==> flow/design.v <==
module clk_div(
    input clk,
    input rst,
    output reg tick_1hz
    );
    parameter CLK_FREQ = 1000; 
    reg [31:0] cnt; 
    always @(posedge clk or posedge rst) begin
        if (rst) begin
            cnt <= 0;
            tick_1hz <= 0;
        end 
        else begin
            if (cnt >= CLK_FREQ - 1) begin
                cnt <= 0;
                tick_1hz <= 1;
            end 
            else begin
                cnt <= cnt + 1;
                tick_1hz <= 0; 
            end
        end
    end
endmodule
module time_counter(
    input clk,
    input rst,
    input tick_1hz,
    input adjust,    
    input up,        
    input up_ten,    
    output reg [3:0] cur_h_ten, cur_h_one,
    output reg [3:0] cur_m_ten, cur_m_one,
    output reg [3:0] cur_s_ten, cur_s_one,
    output reg [1:0] adjust_mode,
    output reg led4, led6, led8
    );
    reg prev_adjust, prev_up, prev_up_ten;
    wire adjust_pulse, up_pulse, up_ten_pulse;
    always @(posedge clk) begin
        prev_adjust <= adjust;
        prev_up     <= up;
        prev_up_ten <= up_ten;
    end
    assign adjust_pulse = adjust & (~prev_adjust);
    assign up_pulse     = up & (~prev_up);
    assign up_ten_pulse = up_ten & (~prev_up_ten);
    always @(posedge clk or posedge rst) begin
        if(rst) adjust_mode <= 0;
        else if(adjust_pulse) begin
            if(adjust_mode >= 3) adjust_mode <= 0;
            else adjust_mode <= adjust_mode + 1;
        end
    end
    always @(*) begin
        case(adjust_mode)
            2'd0: {led4, led6, led8} = 3'b111;  
            2'd1: {led4, led6, led8} = 3'b001;  
            2'd2: {led4, led6, led8} = 3'b010;  
            2'd3: {led4, led6, led8} = 3'b100;  
            default: {led4, led6, led8} = 3'b111;
        endcase
    end
    always @(posedge clk or posedge rst) begin
        if(rst) begin
            {cur_h_ten, cur_h_one} <= 0;
            {cur_m_ten, cur_m_one} <= 0;
            {cur_s_ten, cur_s_one} <= 0;
        end
        else begin
            if(adjust_mode == 0 && tick_1hz) begin
                if(cur_s_one == 9) begin
                    cur_s_one <= 0;
                    if(cur_s_ten == 5) begin
                        cur_s_ten <= 0;
                        if(cur_m_one == 9) begin
                            cur_m_one <= 0;
                            if(cur_m_ten == 5) begin
                                cur_m_ten <= 0;
                                if(cur_h_ten == 2 && cur_h_one == 3) begin
                                    cur_h_ten <= 0; cur_h_one <= 0;
                                end else if(cur_h_one == 9) begin
                                    cur_h_one <= 0; cur_h_ten <= cur_h_ten + 1;
                                end else begin
                                    cur_h_one <= cur_h_one + 1;
                                end
                            end else cur_m_ten <= cur_m_ten + 1;
                        end else cur_m_one <= cur_m_one + 1;
                    end else cur_s_ten <= cur_s_ten + 1;
                end else cur_s_one <= cur_s_one + 1;
            end
            else if(up_pulse) begin
                case(adjust_mode)
                    2'd1: begin  
                        if(cur_s_one == 9) begin
                             cur_s_one <= 0;
                             if(cur_s_ten == 5) cur_s_ten <= 0;
                              else cur_s_ten <= cur_s_ten + 1;
                        end else cur_s_one <= cur_s_one + 1;
                    end
                    2'd2: begin  
                        if(cur_m_one == 9) begin
                             cur_m_one <= 0;
                             if(cur_m_ten == 5) cur_m_ten <= 0; 
                             else cur_m_ten <= cur_m_ten + 1;
                        end else cur_m_one <= cur_m_one + 1;
                    end
                    2'd3: begin  
                        if(cur_h_ten == 2 && cur_h_one == 3) begin
                            cur_h_ten <= 0; cur_h_one <= 0;
                        end else if(cur_h_one == 9) begin
                            cur_h_one <= 0; cur_h_ten <= cur_h_ten + 1;
                        end else begin
                            cur_h_one <= cur_h_one + 1;
                        end
                    end
                endcase
            end
            else if(up_ten_pulse) begin
                case(adjust_mode)
                    2'd1: begin 
                        if(cur_s_ten >= 5) cur_s_ten <= 0;
                        else cur_s_ten <= cur_s_ten + 1;
                    end
                    2'd2: begin 
                        if(cur_m_ten >= 5) cur_m_ten <= 0;
                        else cur_m_ten <= cur_m_ten + 1;
                    end
                    2'd3: begin 
                        if(cur_h_ten == 2) begin
                            cur_h_ten <= 0;
                            cur_h_one <= cur_h_one + 6;
                        end
                        else if(cur_h_ten == 1 && cur_h_one >= 4) begin
                            cur_h_ten <= 0;
                            cur_h_one <= cur_h_one - 4;
                        end
                        else begin
                            cur_h_ten <= cur_h_ten + 1;
                        end
                    end
                endcase
            end
        end
    end
endmodule
module time_converter(
    input [3:0] h_ten, h_one, 
    input world_clock, h24,
    input usa, england, spain,
    output reg [3:0] disp_h_ten, disp_h_one,
    output reg am, pm
    );
    integer k_time;  
    integer w_time;  
    always @(*) begin
        k_time = h_ten * 10 + h_one;
        w_time = k_time; 
        if (world_clock) begin
            if (usa) begin      
                w_time = k_time - 14;
                if (w_time < 0) w_time = w_time + 24; 
            end
            else if (england) begin 
                w_time = k_time - 9;
                if (w_time < 0) w_time = w_time + 24;
            end
            else if (spain) begin   
                w_time = k_time - 8;
                if (w_time < 0) w_time = w_time + 24;
            end
        end
        am = 0; 
        pm = 0;
        if (h24 || world_clock) begin
        end
        else begin
            if (w_time < 12) begin
                am = 1; pm = 0;
                if (w_time == 0) w_time = 12;
            end
            else begin
                am = 0; pm = 1;
                if (w_time > 12) w_time = w_time - 12;
            end
        end
        disp_h_ten = w_time / 10;
        disp_h_one = w_time % 10;
    end
endmodule
module stopwatch(
    input clk, rst,
    input enable_mode, 
    input btn_start,
    input btn_reset,
    output reg [3:0] m_ten, m_one,
    output reg [3:0] s_ten, s_one,
    output reg [3:0] ms_ten, ms_one,
    output reg [3:0] lap_m10, lap_m1,
    output reg [3:0] lap_s10, lap_s1,
    output reg [3:0] lap_ms10, lap_ms1
    );
reg [18:0] cnt_div;
    wire tick_10ms;
    assign tick_10ms = (cnt_div == 10 - 1);
    always @(posedge clk or posedge rst) begin
        if(rst) cnt_div <= 0;
        else if(tick_10ms) cnt_div <= 0;
        else cnt_div <= cnt_div + 1;
    end
    reg prev_start, prev_reset;
    wire start_pulse = btn_start & ~prev_start;
    wire reset_pulse = btn_reset & ~prev_reset;
    always @(posedge clk) begin
        prev_start <= btn_start;
        prev_reset <= btn_reset;
    end
    reg running; 
    always @(posedge clk or posedge rst) begin
        if(rst) begin
            {m_ten, m_one, s_ten, s_one, ms_ten, ms_one} <= 0;
            {lap_m10, lap_m1, lap_s10, lap_s1, lap_ms10, lap_ms1} <= 0;
            running <= 0;
        end
        else if(enable_mode) begin 
            if(start_pulse) begin
                running <= ~running;
                if (running) begin
                    lap_m10 <= m_ten; lap_m1 <= m_one;
                    lap_s10 <= s_ten; lap_s1 <= s_one;
                    lap_ms10 <= ms_ten; lap_ms1 <= ms_one;
                end
            end
            if(reset_pulse) begin
                running <= 0;
                {m_ten, m_one, s_ten, s_one, ms_ten, ms_one} <= 0;
                {lap_m10, lap_m1, lap_s10, lap_s1, lap_ms10, lap_ms1} <= 0;
            end
            if(running && tick_10ms) begin
                if(ms_one == 9) begin
                    ms_one <= 0;
                    if(ms_ten == 9) begin
                        ms_ten <= 0;
                        if(s_one == 9) begin
                            s_one <= 0;
                            if(s_ten == 5) begin
                                s_ten <= 0;
                                if(m_one == 9) begin
                                    m_one <= 0;
                                    if(m_ten == 5) m_ten <= 0;
                                    else m_ten <= m_ten + 1;
                                end else m_one <= m_one + 1;
                            end else s_ten <= s_ten + 1;
                        end else s_one <= s_one + 1;
                    end else ms_ten <= ms_ten + 1;
                end else ms_one <= ms_one + 1;
            end
        end
    end
endmodule
module timer(
    input clk, rst,
    input enable_mode,
    input btn_start,
    input btn_min,
    input btn_sec,
    input btn_clear,
    input btn_stop_alarm,
    output reg [3:0] tm_m10, tm_m1,
    output reg [3:0] tm_s10, tm_s1,
    output reg [3:0] set_m10, set_m1,
    output reg [3:0] set_s10, set_s1,
    output reg alarm_on
    );
    reg [31:0] cnt;
    wire tick_1hz;
    parameter CLK_FREQ = 1000;
    assign tick_1hz = (cnt == CLK_FREQ - 1);
    always @(posedge clk or posedge rst) begin
        if(rst) cnt <= 0;
        else if(cnt >= CLK_FREQ - 1) cnt <= 0; 
        else cnt <= cnt + 1;
    end
    reg prev_start, prev_min, prev_sec, prev_clear, prev_stop;
    wire start_pulse = btn_start & ~prev_start;
    wire min_pulse   = btn_min   & ~prev_min;
    wire sec_pulse   = btn_sec   & ~prev_sec;
    wire clear_pulse = btn_clear & ~prev_clear;
    wire stop_pulse  = btn_stop_alarm & ~prev_stop;
    always @(posedge clk) begin
        prev_start <= btn_start; prev_min <= btn_min; prev_sec <= btn_sec;
        prev_clear <= btn_clear; prev_stop <= btn_stop_alarm;
    end
    reg running; 
    wire is_zero = (tm_m10==0 && tm_m1==0 && tm_s10==0 && tm_s1==0);
    always @(posedge clk or posedge rst) begin
        if(rst) begin
            {tm_m10, tm_m1, tm_s10, tm_s1} <= 0;
            {set_m10, set_m1, set_s10, set_s1} <= 0;
            running <= 0; alarm_on <= 0;
        end
        else if(enable_mode) begin
            if (alarm_on && stop_pulse) begin 
                alarm_on <= 0; 
                running <= 0; 
            end
            else if (clear_pulse) begin
                {tm_m10, tm_m1, tm_s10, tm_s1} <= 0;
                {set_m10, set_m1, set_s10, set_s1} <= 0;
                running <= 0; alarm_on <= 0;
            end
            else if(!running && !alarm_on) begin
                if(min_pulse) begin 
                    if(tm_m1 == 9) begin 
                        tm_m1<=0; tm_m10<=tm_m10+1; 
                        set_m1<=0; set_m10<=set_m10+1; 
                    end 
                    else begin 
                        tm_m1 <= tm_m1 + 1;
                        set_m1 <= set_m1 + 1;          
                    end
                end
                if(sec_pulse) begin 
                    if(tm_s10 == 5) begin
                        tm_s10 <= 0; 
                        set_s10 <= 0;                  
                    end 
                    else begin
                        tm_s10 <= tm_s10 + 1;
                        set_s10 <= set_s10 + 1;        
                    end
                    tm_s1 <= 0; set_s1 <= 0; 
                end
            end
            if(start_pulse && !alarm_on && !is_zero) running <= ~running;
            if(running && tick_1hz) begin
                if(is_zero) begin 
                    running <= 0; 
                    alarm_on <= 1; 
                end
                else begin
                    if(tm_s1 == 0) begin
                        tm_s1 <= 9;
                        if(tm_s10 == 0) begin
                            tm_s10 <= 5;
                            if(tm_m1 == 0) begin
                                tm_m1 <= 9;
                                if(tm_m10 > 0) tm_m10 <= tm_m10 - 1;
                            end else tm_m1 <= tm_m1 - 1;
                        end else tm_s10 <= tm_s10 - 1;
                    end else tm_s1 <= tm_s1 - 1;
                end
            end
        end
        else begin 
            alarm_on <= 0; 
            running <= 0; 
        end
    end
endmodule
module alarm(
    input clk, rst,
    input enable_set,
    input btn_min,
    input btn_hour,
    input btn_stop,
    input btn_toggle,
    input btn_clear,
    input [3:0] cur_h_ten, cur_h_one,
    input [3:0] cur_m_ten, cur_m_one,
    input [3:0] cur_s_ten, cur_s_one,
    output reg [3:0] al_h_ten, al_h_one,
    output reg [3:0] al_m_ten, al_m_one,
    output reg alarm_trigger, 
    output reg alarm_enabled  
    );
    reg prev_min, prev_hour, prev_stop, prev_toggle, prev_clear;
    wire min_pulse    = btn_min    & ~prev_min;
    wire hour_pulse   = btn_hour   & ~prev_hour;
    wire stop_pulse   = btn_stop   & ~prev_stop;
    wire toggle_pulse = btn_toggle & ~prev_toggle;
    wire clear_pulse  = btn_clear  & ~prev_clear;
    always @(posedge clk) begin
        prev_min    <= btn_min;
        prev_hour   <= btn_hour;
        prev_stop   <= btn_stop;
        prev_toggle <= btn_toggle;
        prev_clear  <= btn_clear;
    end
    always @(posedge clk or posedge rst) begin
        if(rst) begin
            {al_h_ten, al_h_one, al_m_ten, al_m_one} <= 0;
            alarm_enabled <= 0; 
        end
        else begin
            if (toggle_pulse) alarm_enabled <= ~alarm_enabled;
            if(enable_set) begin
                if(clear_pulse) begin
                    {al_h_ten, al_h_one, al_m_ten, al_m_one} <= 0;
                end
                if(min_pulse) begin 
                    if(al_m_one == 9) begin al_m_one <= 0;
                    if(al_m_ten == 5) al_m_ten <= 0; 
                    else al_m_ten <= al_m_ten + 1; end 
                    else al_m_one <= al_m_one + 1;
                end
                if(hour_pulse) begin 
                     if(al_h_ten == 2 && al_h_one == 3) begin al_h_ten <= 0;
                     al_h_one <= 0; end 
                     else if(al_h_one == 9) begin al_h_one <= 0;
                     al_h_ten <= al_h_ten + 1; end 
                     else al_h_one <= al_h_one + 1;
                end
            end
        end
    end
    reg is_ringing; 
    always @(posedge clk or posedge rst) begin
        if (rst) is_ringing <= 0;
        else begin
            if (!alarm_enabled || (is_ringing && stop_pulse)) is_ringing <= 0;
            else if (alarm_enabled && !enable_set && !is_ringing) begin
                if ({cur_h_ten, cur_h_one, cur_m_ten, cur_m_one} == {al_h_ten, al_h_one, al_m_ten, al_m_one} &&
                    cur_s_ten == 0 && cur_s_one == 0) is_ringing <= 1; 
            end
        end
    end
    always @(*) alarm_trigger = is_ringing;
endmodule
module display_controller(
    input clk,
    input rst, 
    input [3:0] h_ten, h_one, 
    input [3:0] m_ten, m_one, 
    input [3:0] s_ten, s_one,
    input world_clock, use_alarm,
    input usa, england, spain,
    output reg [7:0] seg_com,  
    output reg [7:0] seg_data, 
    output reg [7:0] seg7
    );
    reg [19:0] seg_clk_div;
    wire seg_scan_clk;
    assign seg_scan_clk = seg_clk_div[1]; 
    always @(posedge clk or posedge rst) begin
        if (rst) seg_clk_div <= 0;
        else seg_clk_div <= seg_clk_div + 1;
    end
    reg [2:0] seg_scan_cnt;
    wire seg_scan_en = (seg_clk_div[1:0] == 2'b01);
    always @(posedge clk or posedge rst) begin
        if (rst) seg_scan_cnt <= 0;
        else if (seg_scan_en) begin
            if (seg_scan_cnt == 5) seg_scan_cnt <= 0;
            else seg_scan_cnt <= seg_scan_cnt + 1;
        end
    end
    reg [3:0] current_digit;
    always @(*) begin
        seg_data = 8'b1111_1111; 
        case (seg_scan_cnt)
            3'd0: begin
                seg_com = 8'b1101_1111; 
                current_digit = h_ten;
            end
            3'd1: begin
                seg_com = 8'b1110_1111;
                current_digit = h_one;
            end
            3'd2: begin
                seg_com = 8'b1111_0111;
                current_digit = m_ten;
            end
            3'd3: begin
                seg_com = 8'b1111_1011; 
                current_digit = m_one;
            end
            3'd4: begin
                seg_com = 8'b1111_1101; 
                current_digit = s_ten;
            end
            3'd5: begin
                seg_com = 8'b1111_1110; 
                current_digit = s_one;
            end
            default: begin
                seg_com = 8'b1111_1111;
                current_digit = 4'd0;
            end
        endcase
        case (current_digit)
            4'h0: seg_data[6:0] = ~7'b100_0000;
            4'h1: seg_data[6:0] = ~7'b111_1001;
            4'h2: seg_data[6:0] = ~7'b010_0100;
            4'h3: seg_data[6:0] = ~7'b011_0000;
            4'h4: seg_data[6:0] = ~7'b001_1001;
            4'h5: seg_data[6:0] = ~7'b001_0010;
            4'h6: seg_data[6:0] = ~7'b000_0010;
            4'h7: seg_data[6:0] = ~7'b111_1000;
            4'h8: seg_data[6:0] = ~7'b000_0000;
            4'h9: seg_data[6:0] = ~7'b001_0000;
            default: seg_data[6:0] = 7'b000_0000;
        endcase
        if (seg_scan_cnt == 3'd1 || seg_scan_cnt == 3'd3) 
             seg_data[7] = 1'b1;
        else 
             seg_data[7] = 1'b0;
    end 
    always @(posedge clk or posedge rst) begin
        if(rst) seg7 <= 8'b0000_0000; 
        else begin
            if(world_clock) begin
                if(usa)      
                    seg7 <= 8'b0011_1110; 
                else if(england) 
                    seg7 <= 8'b0111_1001; 
                else if(spain)   
                    seg7 <= 8'b0110_1101; 
                else 
                    seg7 <= 8'b0000_0000; 
            end
            else 
                seg7 <= 8'b0000_0000;
        end
    end
endmodule
module lcd_controller(
    input clk, rst,     
    input h24, world_clock,
    input sw_stopwatch, sw_timer, sw_alarm_set,
    input alarm_enabled,
    input usa, england, spain, 
    input [3:0] stp_m10, stp_m1, stp_s10, stp_s1, stp_ms10, stp_ms1,
    input [3:0] set_m10, set_m1, set_s10, set_s1,
    input [3:0] al_h10, al_h1, al_m10, al_m1,
    output reg LCD_RS, LCD_RW, LCD_E,
    output reg [7:0] LCD_DATA
    );
    reg [31:0] lcd_clk_div;
    wire lcd_tick;
    assign lcd_tick = (lcd_clk_div == 3 - 1);
    always @(posedge clk or posedge rst) begin
        if (rst) lcd_clk_div <= 0;
        else if (lcd_tick) lcd_clk_div <= 0;
        else lcd_clk_div <= lcd_clk_div + 1;
    end
    always @(posedge clk or posedge rst) begin
        if (rst) LCD_E <= 0;
        else if (lcd_clk_div < 1) LCD_E <= 1; 
        else LCD_E <= 0;
    end
    reg [7:0] lcd_state;
    reg [7:0] lcd_data_reg;
    reg lcd_rs_reg;
    reg [4:0] char_idx; 
    always @(posedge clk or posedge rst) begin
        if (rst) begin
            lcd_state <= 0;
            LCD_RW <= 0; LCD_RS <= 0; LCD_DATA <= 8'h00;
            char_idx <= 0;
            lcd_rs_reg <= 0; lcd_data_reg <= 8'h00;
        end 
        else begin
            if (lcd_tick) begin 
                case (lcd_state)
                    0:  begin lcd_rs_reg <= 0; lcd_data_reg <= 8'h38; lcd_state <= 1; end 
                    1:  begin lcd_state <= 2; end 
                    2:  begin lcd_rs_reg <= 0; lcd_data_reg <= 8'h38; lcd_state <= 3; end 
                    3:  begin lcd_state <= 4; end
                    4:  begin lcd_rs_reg <= 0; lcd_data_reg <= 8'h0C; lcd_state <= 5; end 
                    5:  begin lcd_state <= 6; end
                    6:  begin lcd_rs_reg <= 0; lcd_data_reg <= 8'h01; lcd_state <= 7; end 
                    7:  begin lcd_state <= 8; end
                    8:  begin lcd_rs_reg <= 0; lcd_data_reg <= 8'h06; lcd_state <= 9; end 
                    9:  begin lcd_state <= 10; end
                    10: begin lcd_rs_reg <= 0; lcd_data_reg <= 8'h80; char_idx <= 0; lcd_state <= 11; end 
                    11: begin 
                        lcd_rs_reg <= 1;
                        if (sw_stopwatch) begin
                            case(char_idx)
                                0: lcd_data_reg <= "M"; 1: lcd_data_reg <= "O"; 2: lcd_data_reg <= "D"; 3: lcd_data_reg <= "E";
                                4: lcd_data_reg <= " "; 5: lcd_data_reg <= ":"; 6: lcd_data_reg <= " ";
                                7: lcd_data_reg <= "S"; 8: lcd_data_reg <= "T"; 9: lcd_data_reg <= "O"; 10: lcd_data_reg <= "P"; 
                                11: lcd_data_reg <= "W"; 12: lcd_data_reg <= "A"; 13: lcd_data_reg <= "T"; 14: lcd_data_reg <= "C"; 15: lcd_data_reg <= "H";
                            endcase
                        end
                        else if (sw_timer) begin
                            case(char_idx)
                                0: lcd_data_reg <= "M"; 1: lcd_data_reg <= "O"; 2: lcd_data_reg <= "D"; 3: lcd_data_reg <= "E";
                                4: lcd_data_reg <= " "; 5: lcd_data_reg <= ":"; 6: lcd_data_reg <= " ";
                                7: lcd_data_reg <= "T"; 8: lcd_data_reg <= "I"; 9: lcd_data_reg <= "M"; 10: lcd_data_reg <= "E"; 
                                11: lcd_data_reg <= "R"; 12: lcd_data_reg <= " "; 13: lcd_data_reg <= " "; 14: lcd_data_reg <= " "; 15: lcd_data_reg <= " ";
                            endcase
                        end
                        else if (sw_alarm_set) begin
                            case(char_idx)
                                0: lcd_data_reg <= "A"; 1: lcd_data_reg <= "L"; 2: lcd_data_reg <= "A"; 3: lcd_data_reg <= "R"; 
                                4: lcd_data_reg <= "M"; 5: lcd_data_reg <= " "; 6: lcd_data_reg <= "S"; 7: lcd_data_reg <= "E"; 
                                8: lcd_data_reg <= "T"; 9: lcd_data_reg <= " "; 10: lcd_data_reg <= ":"; 11: lcd_data_reg <= " "; 
                                12: lcd_data_reg <= (alarm_enabled) ? "O" : "O";
                                13: lcd_data_reg <= (alarm_enabled) ? "N" : "F";
                                14: lcd_data_reg <= (alarm_enabled) ? " " : "F";
                                15: lcd_data_reg <= " ";
                            endcase
                        end
                        else begin
                            case(char_idx)
                                0: lcd_data_reg <= "M"; 1: lcd_data_reg <= "O"; 2: lcd_data_reg <= "D"; 3: lcd_data_reg <= "E";
                                4: lcd_data_reg <= " "; 5: lcd_data_reg <= ":"; 6: lcd_data_reg <= " ";
                                7: lcd_data_reg <= (h24) ? "2" : "1";
                                8: lcd_data_reg <= (h24) ? "4" : "2"; 
                                9: lcd_data_reg <= "H"; 
                                10: lcd_data_reg <= " "; 11: lcd_data_reg <= "T"; 12: lcd_data_reg <= "Y"; 13: lcd_data_reg <= "P"; 14: lcd_data_reg <= "E"; 15: lcd_data_reg <= " ";
                            endcase
                        end
                        if(char_idx < 15) char_idx <= char_idx + 1;
                        else lcd_state <= 12;
                    end
                    12: begin lcd_rs_reg <= 0; lcd_data_reg <= 8'hC0; char_idx <= 0; lcd_state <= 13; end 
                    13: begin
                        lcd_rs_reg <= 1;
                        if (sw_stopwatch) begin
                            case(char_idx)
                                0: lcd_data_reg <= "L"; 1: lcd_data_reg <= "A"; 2: lcd_data_reg <= "P"; 
                                3: lcd_data_reg <= " "; 4: lcd_data_reg <= ":"; 5: lcd_data_reg <= " ";
                                6: lcd_data_reg <= stp_m10 + "0"; 7: lcd_data_reg <= stp_m1 + "0";
                                8: lcd_data_reg <= ":";  
                                9: lcd_data_reg <= stp_s10 + "0"; 10: lcd_data_reg <= stp_s1 + "0";
                                11: lcd_data_reg <= ":";  
                                12: lcd_data_reg <= stp_ms10 + "0"; 13: lcd_data_reg <= stp_ms1 + "0";
                                14: lcd_data_reg <= " "; 15: lcd_data_reg <= " ";
                            endcase
                        end
                        else if (sw_timer) begin
                            case(char_idx)
                                0: lcd_data_reg <= "S"; 1: lcd_data_reg <= "E"; 2: lcd_data_reg <= "T"; 
                                3: lcd_data_reg <= " "; 4: lcd_data_reg <= ":"; 5: lcd_data_reg <= " ";
                                6: lcd_data_reg <= set_m10 + "0"; 7: lcd_data_reg <= set_m1 + "0";
                                8: lcd_data_reg <= ":";
                                9: lcd_data_reg <= set_s10 + "0"; 10: lcd_data_reg <= set_s1 + "0";
                                default: lcd_data_reg <= " "; 
                            endcase
                        end
                        else if (sw_alarm_set) begin
                            case(char_idx)
                                0: lcd_data_reg <= "T"; 1: lcd_data_reg <= "I"; 2: lcd_data_reg <= "M"; 3: lcd_data_reg <= "E"; 
                                4: lcd_data_reg <= " "; 5: lcd_data_reg <= ":"; 6: lcd_data_reg <= " ";
                                7: lcd_data_reg <= al_h10 + "0"; 8: lcd_data_reg <= al_h1 + "0";
                                9: lcd_data_reg <= ":";
                                10: lcd_data_reg <= al_m10 + "0"; 11: lcd_data_reg <= al_m1 + "0";
                                default: lcd_data_reg <= " ";
                            endcase
                        end
                        else begin
                            case(char_idx)
                                0: lcd_data_reg <= "Z"; 1: lcd_data_reg <= "O"; 2: lcd_data_reg <= "N"; 3: lcd_data_reg <= "E";
                                4: lcd_data_reg <= " "; 5: lcd_data_reg <= ":"; 6: lcd_data_reg <= " ";
                                default: begin
                                    if (world_clock && usa) begin
                                        case(char_idx)
                                            7: lcd_data_reg <= "U"; 8: lcd_data_reg <= "S"; 9: lcd_data_reg <= "A"; 10: lcd_data_reg <= " "; 
                                            11: lcd_data_reg <= "("; 12: lcd_data_reg <= "N"; 13: lcd_data_reg <= "Y"; 14: lcd_data_reg <= ")"; 15: lcd_data_reg <= " ";
                                        endcase
                                    end
                                    else if (world_clock && england) begin
                                        case(char_idx)
                                            7: lcd_data_reg <= "U"; 8: lcd_data_reg <= "K"; 9: lcd_data_reg <= " "; 10: lcd_data_reg <= "("; 
                                            11: lcd_data_reg <= "L"; 12: lcd_data_reg <= "O"; 13: lcd_data_reg <= "N"; 14: lcd_data_reg <= ")"; 15: lcd_data_reg <= " ";
                                        endcase
                                    end
                                    else if (world_clock && spain) begin
                                        case(char_idx)
                                            7: lcd_data_reg <= "S"; 8: lcd_data_reg <= "P"; 9: lcd_data_reg <= "A"; 10: lcd_data_reg <= "I"; 
                                            11: lcd_data_reg <= "N"; 12: lcd_data_reg <= " "; 13: lcd_data_reg <= " "; 14: lcd_data_reg <= " "; 15: lcd_data_reg <= " ";
                                        endcase
                                    end
                                    else begin
                                        case(char_idx)
                                            7: lcd_data_reg <= "K"; 8: lcd_data_reg <= "O"; 9: lcd_data_reg <= "R"; 10: lcd_data_reg <= "E"; 
                                            11: lcd_data_reg <= "A"; 12: lcd_data_reg <= " "; 13: lcd_data_reg <= " "; 14: lcd_data_reg <= " "; 15: lcd_data_reg <= " ";
                                        endcase
                                    end
                                end
                            endcase
                        end
                        if(char_idx < 15) char_idx <= char_idx + 1; 
                        else lcd_state <= 14; 
                    end
                    14: begin lcd_rs_reg <= 0; lcd_data_reg <= 8'h02; lcd_state <= 15; end 
                    15: begin lcd_state <= 10; end 
                    default: lcd_state <= 0;
                endcase
                LCD_RS <= lcd_rs_reg;
                LCD_DATA <= lcd_data_reg;
                LCD_RW <= 0; 
            end
        end
    end
endmodule
module clock(
    input clk,
    input rst,
    input adjust, up, up_ten,
    input h24, world_clock,
    input usa, england, spain,
    input sw_stopwatch,
    input sw_timer,
    input sw_alarm_set,
    input btn_stp_start,
    input btn_stp_reset,
    input btn_alarm_toggle,
    input btn_alarm_stop,
    output [7:0] seg_data, seg_com, seg7,
    output am, pm,
    output led4, led6, led8, 
    output LCD_RS, LCD_RW, LCD_E,
    output [7:0] LCD_DATA,
    output [3:0] rgb_r,
    output piezo_out 
    );
    wire tick_1hz;
    wire [1:0] adjust_mode;
    wire [3:0] cur_h_ten, cur_h_one, cur_m_ten, cur_m_one, cur_s_ten, cur_s_one;
    wire [3:0] disp_h_ten, disp_h_one; 
    wire [3:0] stp_m10, stp_m1, stp_s10, stp_s1, stp_ms10, stp_ms1;
    wire [3:0] stp_run_m10, stp_run_m1, stp_run_s10, stp_run_s1, stp_run_ms10, stp_run_ms1;
    wire [3:0] stp_lap_m10, stp_lap_m1, stp_lap_s10, stp_lap_s1, stp_lap_ms10, stp_lap_ms1;
    wire [3:0] tm_m10, tm_m1, tm_s10, tm_s1;
    wire [3:0] tm_set_m10, tm_set_m1, tm_set_s10, tm_set_s1;
    wire timer_alarm_on; 
    wire [3:0] al_h10, al_h1, al_m10, al_m1;
    wire real_alarm_trig; 
    wire alarm_is_on;     
    reg [3:0] final_h_ten, final_h_one, final_m_ten, final_m_one, final_s_ten, final_s_one;
    clk_div u_clk_div( .clk(clk), .rst(rst), .tick_1hz(tick_1hz) );
    time_counter u_counter(
        .clk(clk), .rst(rst), .tick_1hz(tick_1hz),
        .adjust( adjust & ~sw_stopwatch & ~sw_timer & ~sw_alarm_set ), 
        .up(     up     & ~sw_stopwatch & ~sw_timer & ~sw_alarm_set ), 
        .up_ten( up_ten & ~sw_stopwatch & ~sw_timer & ~sw_alarm_set ),
        .cur_h_ten(cur_h_ten), .cur_h_one(cur_h_one),
        .cur_m_ten(cur_m_ten), .cur_m_one(cur_m_one),
        .cur_s_ten(cur_s_ten), .cur_s_one(cur_s_one),
        .adjust_mode(adjust_mode),
        .led4(led4), .led6(led6), .led8(led8) 
    );
    time_converter u_converter(
        .h_ten(cur_h_ten), .h_one(cur_h_one),
        .world_clock(world_clock), .h24(h24),
        .usa(usa), .england(england), .spain(spain),
        .disp_h_ten(disp_h_ten), .disp_h_one(disp_h_one),
        .am(am), .pm(pm)
    );
    stopwatch u_stopwatch(
        .clk(clk), .rst(rst),
        .enable_mode(sw_stopwatch),
        .btn_start(btn_stp_start), .btn_reset(btn_stp_reset),
        .m_ten(stp_run_m10), .m_one(stp_run_m1),
        .s_ten(stp_run_s10), .s_one(stp_run_s1),
        .ms_ten(stp_run_ms10), .ms_one(stp_run_ms1),
        .lap_m10(stp_lap_m10), .lap_m1(stp_lap_m1),
        .lap_s10(stp_lap_s10), .lap_s1(stp_lap_s1),
        .lap_ms10(stp_lap_ms10), .lap_ms1(stp_lap_ms1)
    );
   timer u_timer(
        .clk(clk), .rst(rst),
        .enable_mode(sw_timer),
        .btn_start(adjust),
        .btn_min(up_ten),
        .btn_sec(up),
        .btn_clear(btn_stp_reset),
        .btn_stop_alarm(btn_alarm_stop),
        .tm_m10(tm_m10), .tm_m1(tm_m1), 
        .tm_s10(tm_s10), .tm_s1(tm_s1),
        .set_m10(tm_set_m10), .set_m1(tm_set_m1), 
        .set_s10(tm_set_s10),
        .set_s1(tm_set_s1),
        .alarm_on(timer_alarm_on)
    );
    alarm u_alarm(
        .clk(clk), .rst(rst),
        .enable_set(sw_alarm_set), 
        .btn_min(up),              
        .btn_hour(up_ten),         
        .btn_stop(btn_alarm_stop),     
        .btn_toggle(btn_alarm_toggle), 
        .btn_clear(btn_stp_reset),     
        .cur_h_ten(cur_h_ten), .cur_h_one(cur_h_one),
        .cur_m_ten(cur_m_ten), .cur_m_one(cur_m_one),
        .cur_s_ten(cur_s_ten), .cur_s_one(cur_s_one),
        .al_h_ten(al_h10), .al_h_one(al_h1),
        .al_m_ten(al_m10), .al_m_one(al_m1),
        .alarm_trigger(real_alarm_trig),
        .alarm_enabled(alarm_is_on) 
    );
    always @(*) begin
        if (sw_stopwatch) begin 
            final_h_ten = stp_run_m10;  final_h_one = stp_run_m1;
            final_m_ten = stp_run_s10;  final_m_one = stp_run_s1;
            final_s_ten = stp_run_ms10; final_s_one = stp_run_ms1;
        end
        else if (sw_timer) begin
            final_h_ten = 0;        final_h_one = 0;
            final_m_ten = tm_m10;   final_m_one = tm_m1;
            final_s_ten = tm_s10;   final_s_one = tm_s1;
        end
        else if (sw_alarm_set) begin
            final_h_ten = al_h10;   final_h_one = al_h1; 
            final_m_ten = al_m10;   final_m_one = al_m1;
            final_s_ten = 0;        final_s_one = 0;
        end
        else begin
            final_h_ten = disp_h_ten; final_h_one = disp_h_one;
            final_m_ten = cur_m_ten;  final_m_one = cur_m_one;
            final_s_ten = cur_s_ten;  final_s_one = cur_s_one;
        end
    end
    reg [15:0] piezo_cnt;
    reg piezo_wave;
    always @(posedge clk or posedge rst) begin
        if(rst) begin piezo_cnt <= 0; piezo_wave <= 0; end
        else begin
            piezo_wave <= ~piezo_wave; 
        end
    end
    assign piezo_out = (timer_alarm_on | real_alarm_trig) ? piezo_wave : 1'b0;
    reg [8:0] blink_cnt; 
    always @(posedge clk or posedge rst) begin
        if(rst) blink_cnt <= 0; else blink_cnt <= blink_cnt + 1;
    end
    wire blink_sig = blink_cnt[8]; 
    wire blink_red = (timer_alarm_on | real_alarm_trig) ? blink_sig : 1'b0; 
    assign rgb_r = {blink_red, blink_red, blink_red, blink_red}; 
    display_controller u_display(
        .clk(clk), .rst(rst),
        .h_ten(final_h_ten), .h_one(final_h_one),
        .m_ten(final_m_ten), .m_one(final_m_one),
        .s_ten(final_s_ten), .s_one(final_s_one),
        .world_clock(world_clock), .use_alarm(1'b0),
        .usa(usa), .england(england), .spain(spain),
        .seg_com(seg_com), .seg_data(seg_data), .seg7(seg7)
    );
    lcd_controller u_lcd(
        .clk(clk), .rst(rst),
        .h24(h24), .world_clock(world_clock),
        .sw_stopwatch(sw_stopwatch),
        .sw_timer(sw_timer),
        .sw_alarm_set(sw_alarm_set), 
        .alarm_enabled(alarm_is_on), 
        .usa(usa), .england(england), .spain(spain),
        .stp_m10(stp_lap_m10), .stp_m1(stp_lap_m1),
        .stp_s10(stp_lap_s10), .stp_s1(stp_lap_s1),
        .stp_ms10(stp_lap_ms10), .stp_ms1(stp_lap_ms1),
        .set_m10(tm_set_m10), .set_m1(tm_set_m1),
        .set_s10(tm_set_s10), .set_s1(tm_set_s1),
        .al_h10(al_h10), .al_h1(al_h1),
        .al_m10(al_m10), .al_m1(al_m1),
        .LCD_RS(LCD_RS), .LCD_RW(LCD_RW),
        .LCD_E(LCD_E), .LCD_DATA(LCD_DATA)
    );
endmodule
### Reports on clock

Tool output for the design above, in the order of the flow.
Line numbers count from 1 in the design file above.
The mark - stands for no value.

* design top: clock
* clock: clk
* standard-cell library: sky130hd
* library corner: tt_025C_1v80

### After elaboration

Source: Yosys, flattened and elaborated, memories not mapped. Widths are those after wreduce. Registers that Yosys merges into a memory's read port (data or address) are not register bits. Print and check cells do not count. Equal cells are merged and count once.
Memory sizes are those after Yosys's memory passes, which may raise the word count (mostly to a power of two), join words into wider ones and drop unused or constant bits.

* bits in registers: 326
* memory bits (read-only): 112
* memories kept: 1
* input port bits: 17
* output and inout bits: 45
* cells after elaboration: 631

* add/subtract/negate cells: 59
* multiply operators: 1
* div/mod/pow operators: 2
* $lt $le $gt $ge: 14
* equal/unequal tests: 85
* multiplexer cells: 269
* bitwise logic cells: 38
* reductions and logical operators: 99

Memory list
* (name not given): words 16, width 7, read ports 1, wr ports 0, RTL line 491 `case (current_digit)`

Operators by type and width (count)
* 4-bit 2-to-1 mux: 189
* 32-bit 2-to-1 mux: 14
* 8-bit case mux with 9-bit select: 3
* 8-bit case mux with 12-bit select: 2
* 8-bit case mux with 8-bit select: 3
* 32-bit by 5-bit divider with 32-bit output with constant B: 1
* 32-bit by 5-bit modulo with 32-bit output with constant B: 1
* 8-bit case mux with 6-bit select: 3
* 32-bit by 1-bit less-than comparator with 1-bit output with constant B: 4
* 32-bit by 5-bit subtractor with 32-bit output with constant B: 4
* 8-bit case mux with 15-bit select: 1
* 8-bit 2-to-1 mux: 14
* 8-bit case mux with 13-bit select: 1
* 4-bit by 6-bit adder with 7-bit output with constant B: 14
* 32-bit by 1-bit adder with 32-bit output with constant B: 3
* 32-bit by 6-bit adder with 32-bit output with constant B: 3
* 4-bit by 1-bit adder with 4-bit output with constant B: 22
* 8-bit case mux with 11-bit select: 1
* 32-bit by 10-bit greater-or-equal comparator with 1-bit output with constant B: 2
* 8-bit by 4-bit == test with 1-bit output with constant B: 8
* 4-bit == test with constant B: 10
* 5-bit by 4-bit == test with 1-bit output with constant B: 8
* 6-bit case mux with 6-bit select: 1
* 16-bit != test with constant B: 2
* 32-bit by 10-bit == test with 1-bit output with constant B: 1
* 32-bit by 2-bit == test with 1-bit output with constant B: 1
* 32-bit by 4-bit adder with 32-bit output: 1
* 32-bit by 5-bit > comparator with 1-bit output with constant B: 1

Other operator kinds: 78; their cells: 249.

### Logic depth

Yosys ltp: most cells in a row. Word level: on the elaborated netlist, between registers, memories and ports. Mapped: between sequential cells and ports; inverters and the memories' decode and read muxes count.

* word-level depth: 18
* ABC_AREA: 0
* mapped depth: 51
* mapped depth without buffers: 47

### Netlist

Yosys stat after the flow's synthesis: flattened, memories mapped to cells. It holds for the ABC_AREA given above (unset counts as 0); a run with the other value may have another netlist.
Totals and module areas in this step are rounded.

* cell count: 2493
* mapped area: 21060 um^2
* sequential part of the area: 7684 um^2
* mapped flip-flops: 309
* buffer cells: 128

Cell types
* sky130_fd_sc_hd__dfrtp_1: count 298, total area 7.46E+03 um^2
* sky130_fd_sc_hd__nand2_1: count 343, total area 1.29E+03 um^2
* sky130_fd_sc_hd__ha_1: count 82, total area 1.03E+03 um^2
* sky130_fd_sc_hd__o21ai_0: count 181, total area 905.869 um^2
* sky130_fd_sc_hd__nor2_1: count 211, total area 792.01 um^2
* sky130_fd_sc_hd__xnor2_1: count 89, total area 779.498 um^2
* sky130_fd_sc_hd__a21oi_1: count 125, total area 625.6 um^2
* sky130_fd_sc_hd__nand3_1: count 113, total area 565.542 um^2
* sky130_fd_sc_hd__xor2_1: count 46, total area 402.886 um^2
* sky130_fd_sc_hd__clkbuf_1: count 96, total area 360.346 um^2
* sky130_fd_sc_hd__mux2i_1: count 32, total area 320.307 um^2
* sky130_fd_sc_hd__inv_1: count 82, total area 307.795 um^2
* sky130_fd_sc_hd__nor3_1: count 55, total area 275.264 um^2
* sky130_fd_sc_hd__mux2_2: count 24, total area 270.259 um^2
* sky130_fd_sc_hd__nand4_1: count 41, total area 256.496 um^2
* sky130_fd_sc_hd__a31oi_1: count 37, total area 231.472 um^2
* sky130_fd_sc_hd__a22oi_1: count 30, total area 225.216 um^2
* sky130_fd_sc_hd__nand2b_1: count 36, total area 225.216 um^2

Not listed: further types 98, cells in them 572.
The figures by module come from a second, unflattened synthesis with its own total; it is not the netlist above.

* cell total of the unflattened synthesis: 3080
* area total of the unflattened synthesis: 25990 um^2

Rows give one instance, submodules left out.

By module
* time_converter: times used 1, cells 1062, area 6974 um^2, seq. area 0.0 um^2
* lcd_controller: times used 1, cells 660, area 5737 um^2, seq. area 1803 um^2
* stopwatch: times used 1, cells 354, area 3465 um^2, seq. area 1742 um^2
* timer: times used 1, cells 330, area 3216 um^2, seq. area 1652 um^2
* time_counter: times used 1, cells 202, area 1954 um^2, seq. area 710.7 um^2
* alarm: times used 1, cells 140, area 1358 um^2, seq. area 550.5 um^2
* clk_div: times used 1, cells 81, area 1157 um^2, seq. area 825.8 um^2
* clock: times used 1, cells 132, area 1074 um^2, seq. area 250.2 um^2
* display_controller: times used 1, cells 119, area 1060 um^2, seq. area 250.2 um^2

### Timing after synthesis

OpenSTA on the mapped netlist: ideal clock, no wires. The path of least setup slack (recovery checks aside). Input and output delay are each 20% of the period. Register names are those of the netlist, which keeps one name where synthesis merged equal registers.

* path kind: input -> output
* start point: input usa
* end point: output seg_data[3]
* period: 20000 ps
* external input delay: 4000 ps
* external output delay: 4000 ps
* launch time at the first pin: 4000 ps
* data arrival time: 11978 ps
* required time: 16000 ps
* slack: 4022 ps
* path delay: 7978 ps
* stages on the path: 42
* buffers on the path: 5
* period reached after synthesis: 15978 ps

"path delay" is the arrival time less input delay plus setup time.
A path that ends at an output port has no setup time.
"stages on the path": output pins that drive a net of the path, with the launching flip-flop's if there is one; two outputs of one cell count as two.
"period reached after synthesis" = period - worst setup slack (recovery checks aside). The figure is calculated, with input and output delays left at 20% of the set period.
The rows between start and end are the longest chain of elaborated cells between them; the timing report does not say that the signal goes this way. Where chains are equally long, one stands for them.
A line is the first line of the expression or statement that the cell stems from. Yosys adds cells for indexed reads and writes and turns some case tables into memories.
The chain passes a memory read, where the word-level depth is cut; so it can be longer than that depth.

* cells stage by stage: sky130_fd_sc_hd__clkbuf_1 -> sky130_fd_sc_hd__buf_1 -> sky130_fd_sc_hd__a21oi_1 -> sky130_fd_sc_hd__nor2_1 -> sky130_fd_sc_hd__nor2_1 -> sky130_fd_sc_hd__a21oi_1 -> sky130_fd_sc_hd__inv_1 -> sky130_fd_sc_hd__ha_1 -> sky130_fd_sc_hd__nor3_1 -> sky130_fd_sc_hd__nand3_1 -> sky130_fd_sc_hd__nand2_1 -> sky130_fd_sc_hd__a21oi_1 -> sky130_fd_sc_hd__a311oi_4 -> sky130_fd_sc_hd__a21bo_1 -> sky130_fd_sc_hd__mux2_4 -> sky130_fd_sc_hd__or2_1 -> sky130_fd_sc_hd__buf_2 -> sky130_fd_sc_hd__a31oi_1 -> [... 6 more ...] -> sky130_fd_sc_hd__a221o_1 -> sky130_fd_sc_hd__inv_1 -> sky130_fd_sc_hd__ha_1 -> sky130_fd_sc_hd__nor3b_1 -> sky130_fd_sc_hd__a221oi_1 -> sky130_fd_sc_hd__o211ai_1 -> sky130_fd_sc_hd__o22ai_2 -> sky130_fd_sc_hd__o2111ai_4 -> sky130_fd_sc_hd__xor2_1 -> sky130_fd_sc_hd__ha_1 -> sky130_fd_sc_hd__a22o_1 -> sky130_fd_sc_hd__nand3_1 -> sky130_fd_sc_hd__o31ai_1 -> sky130_fd_sc_hd__a311o_1 -> sky130_fd_sc_hd__inv_1 -> sky130_fd_sc_hd__ha_1 -> sky130_fd_sc_hd__mux2_1 -> sky130_fd_sc_hd__mux2i_1
* length of the longest elaborated chain: 12
* elaborated cells between the ends (all ways): 20
* source lines of those cells: 13
* those cells by class: add/sub: 1; div: 2; compare: 2; mux: 13; reduce/logical: 1; memory: 1

RTL lines, path post-synthesis
* from (decl): RTL line 705 `input usa, england, spain,`
* 32-bit 2-to-1 mux: RTL line 160 `if (usa) begin`
* 32-bit 2-to-1 mux: RTL line 159 `if (world_clock) begin`
* 32-bit by 5-bit subtractor with 32-bit output: RTL line 184 `if (w_time > 12) w_time = w_time - 12;`
* 32-bit 2-to-1 mux: RTL line 184
* 32-bit 2-to-1 mux: RTL line 178 `if (w_time < 12) begin`
* 32-bit 2-to-1 mux: RTL line 175 `if (h24 || world_clock) begin`
* 32-bit by 5-bit modulo with 32-bit output: RTL line 188 `disp_h_one = w_time % 10;`
* 4-bit 2-to-1 mux: RTL line 807 `else if (sw_alarm_set) begin`
* 4-bit 2-to-1 mux: RTL line 802 `else if (sw_timer) begin`
* 4-bit 2-to-1 mux: RTL line 797 `if (sw_stopwatch) begin`
* 4-bit case mux with 6-bit select: RTL line 461 `case (seg_scan_cnt)`
* memory 16 x 7 bit: RTL line 491 `case (current_digit)`
* to (decl): RTL line 713 `output [7:0] seg_data, seg_com, seg7,`

### Timing after layout

From the final timing report of run 2: the path of least setup slack in the routed layout; clock arrival at registers is part of the times.
The path's times are printed in steps of 10 ps; the period is the one set.

* path kind: register -> output
* start point: register u_counter.cur_h_ten[3]
* end point: output seg_data[3]
* period: 11700 ps
* external output delay: 2340 ps
* launch time at the first pin: 600 ps
* data arrival time: 10900 ps
* required time: 9360 ps
* slack: -1540 ps
* stages on the path: 49
* buffers on the path: 4

The rows between start and end are the longest chain of elaborated cells between them; the timing report does not say that the signal goes this way. Where chains are equally long, one stands for them.
The chain passes a memory read, where the word-level depth is cut; so it can be longer than that depth.
A register here has more assigning lines than the two given.

* cells stage by stage: sky130_fd_sc_hd__dfrtp_2 -> sky130_fd_sc_hd__ha_4 -> sky130_fd_sc_hd__ha_4 -> sky130_fd_sc_hd__inv_2 -> sky130_fd_sc_hd__fa_2 -> sky130_fd_sc_hd__nand2b_4 -> sky130_fd_sc_hd__a21oi_4 -> sky130_fd_sc_hd__buf_8 -> sky130_fd_sc_hd__nor2_4 -> sky130_fd_sc_hd__inv_4 -> sky130_fd_sc_hd__ha_4 -> sky130_fd_sc_hd__inv_1 -> sky130_fd_sc_hd__a21oi_2 -> sky130_fd_sc_hd__xnor3_2 -> sky130_fd_sc_hd__o211ai_1 -> sky130_fd_sc_hd__o311a_1 -> sky130_fd_sc_hd__o221ai_2 -> sky130_fd_sc_hd__nand3_2 -> [... 13 more ...] -> sky130_fd_sc_hd__inv_2 -> sky130_fd_sc_hd__ha_4 -> sky130_fd_sc_hd__nor3b_4 -> sky130_fd_sc_hd__a221oi_2 -> sky130_fd_sc_hd__o211ai_1 -> sky130_fd_sc_hd__o22ai_2 -> sky130_fd_sc_hd__o2111ai_4 -> sky130_fd_sc_hd__xor2_1 -> sky130_fd_sc_hd__ha_1 -> sky130_fd_sc_hd__a22o_1 -> sky130_fd_sc_hd__nand3_2 -> sky130_fd_sc_hd__o31ai_2 -> sky130_fd_sc_hd__a311o_2 -> sky130_fd_sc_hd__inv_2 -> sky130_fd_sc_hd__ha_4 -> sky130_fd_sc_hd__mux2_4 -> sky130_fd_sc_hd__mux2i_4 -> sky130_fd_sc_hd__buf_6
* length of the longest elaborated chain: 19
* elaborated cells between the ends (all ways): 36
* source lines of those cells: 22
* those cells by class: add/sub: 8; mul: 1; div: 2; compare: 5; mux: 18; reduce/logical: 1; memory: 1

RTL lines, path after layout
* from (decl): RTL line 32 `output reg [3:0] cur_h_ten, cur_h_one,`
* from (assign): RTL line 81 `cur_h_ten <= 0; cur_h_one <= 0;`
* from (assign): RTL line 139 `cur_h_ten <= cur_h_ten + 1;`
* 4-bit by 3-bit multiplier with 7-bit output: RTL line 157 `k_time = h_ten * 10 + h_one;`
* 32-bit by 4-bit adder with 32-bit output: RTL line 157
* 32-bit by 5-bit subtractor with 32-bit output: RTL line 169 `w_time = k_time - 8;`
* 32-bit by 1-bit less-than comparator with 1-bit output: RTL line 170 `if (w_time < 0) w_time = w_time + 24;`
* 32-bit 2-to-1 mux: RTL line 170
* 32-bit 2-to-1 mux: RTL line 168 `else if (spain) begin`
* 32-bit 2-to-1 mux: RTL line 164 `else if (england) begin`
* [... 5 more ...]
* 32-bit 2-to-1 mux: RTL line 175 `if (h24 || world_clock) begin`
* 32-bit by 5-bit modulo with 32-bit output: RTL line 188 `disp_h_one = w_time % 10;`
* 4-bit 2-to-1 mux: RTL line 807 `else if (sw_alarm_set) begin`
* 4-bit 2-to-1 mux: RTL line 802 `else if (sw_timer) begin`
* 4-bit 2-to-1 mux: RTL line 797 `if (sw_stopwatch) begin`
* 4-bit case mux with 6-bit select: RTL line 461 `case (seg_scan_cnt)`
* memory 16 x 7 bit: RTL line 491 `case (current_digit)`
* to (decl): RTL line 713 `output [7:0] seg_data, seg_com, seg7,`

Wiki page: clock / flow data

Design clock on sky130hd. What follows are 3 stored runs of the flow, each under its own settings; their order means nothing. The constraints put input and output delay at 20% of the set period each and load the outputs with 0.01 pF.
"time of the worst setup path" is the time allowed to the run's worst setup path (the clock period less input and output delay, where it has them) less its slack. Clock arrival times count: a late capture clock shortens it, a late launch clock lengthens it.
"time of the worst setup path" is given in steps of 10 ps.
The measured numbers are rounded.

### Run 1

Settings: `CAP_MARGIN=10`, `CELL_PAD_IN_SITES_DETAIL_PLACEMENT=2`, `CORE_ASPECT_RATIO=0.52`, `CORE_MARGIN=7`, `CORE_UTILIZATION=68`, `HOLD_SLACK_MARGIN=0.12`, `MAX_ROUTING_LAYER=met4`, `period_ns=20.0`, `SLEW_MARGIN=20`

Not finished: placement ended with error DPL-0033.

### Run 2

Settings: `CAP_MARGIN=30`, `CELL_PAD_IN_SITES_DETAIL_PLACEMENT=2`, `CELL_PAD_IN_SITES_GLOBAL_PLACEMENT=1`, `CORE_ASPECT_RATIO=0.52`, `CORE_MARGIN=4`, `CORE_UTILIZATION=30`, `CTS_CLUSTER_SIZE=51`, `GPL_TIMING_DRIVEN=0`, `HOLD_SLACK_MARGIN=0.12`, `MAX_ROUTING_LAYER=met4`, `MIN_ROUTING_LAYER=met2`, `PLACE_DENSITY_LB_ADDON=0.03`, `period_ns=11.7`, `SLEW_MARGIN=20`

- Chip area in the Yosys report: 21060 um^2
- Final worst hold slack: 442 ps
- Utilization after routing: 38.5 %
- Smallest setup slack: -1539 ps
- Die outline area: 74720 um^2
- Time of the worst setup path: 10900 ps
- Worst setup path kind: register -> output

### Run 3

Settings: `CORE_ASPECT_RATIO=0.99`, `CORE_MARGIN=5`, `CORE_UTILIZATION=42`, `GPL_ROUTABILITY_DRIVEN=0`, `TNS_END_PERCENT=65`, `period_ns=13.5`, `CAP_MARGIN=20`, `SLEW_MARGIN=20`

- Chip area in the Yosys report: 21060 um^2
- Final worst hold slack: 406 ps
- Utilization after routing: 49.7 %
- Smallest setup slack: 433 ps
- Die outline area: 54710 um^2
- Time of the worst setup path: 7670 ps
- Worst setup path kind: input -> output
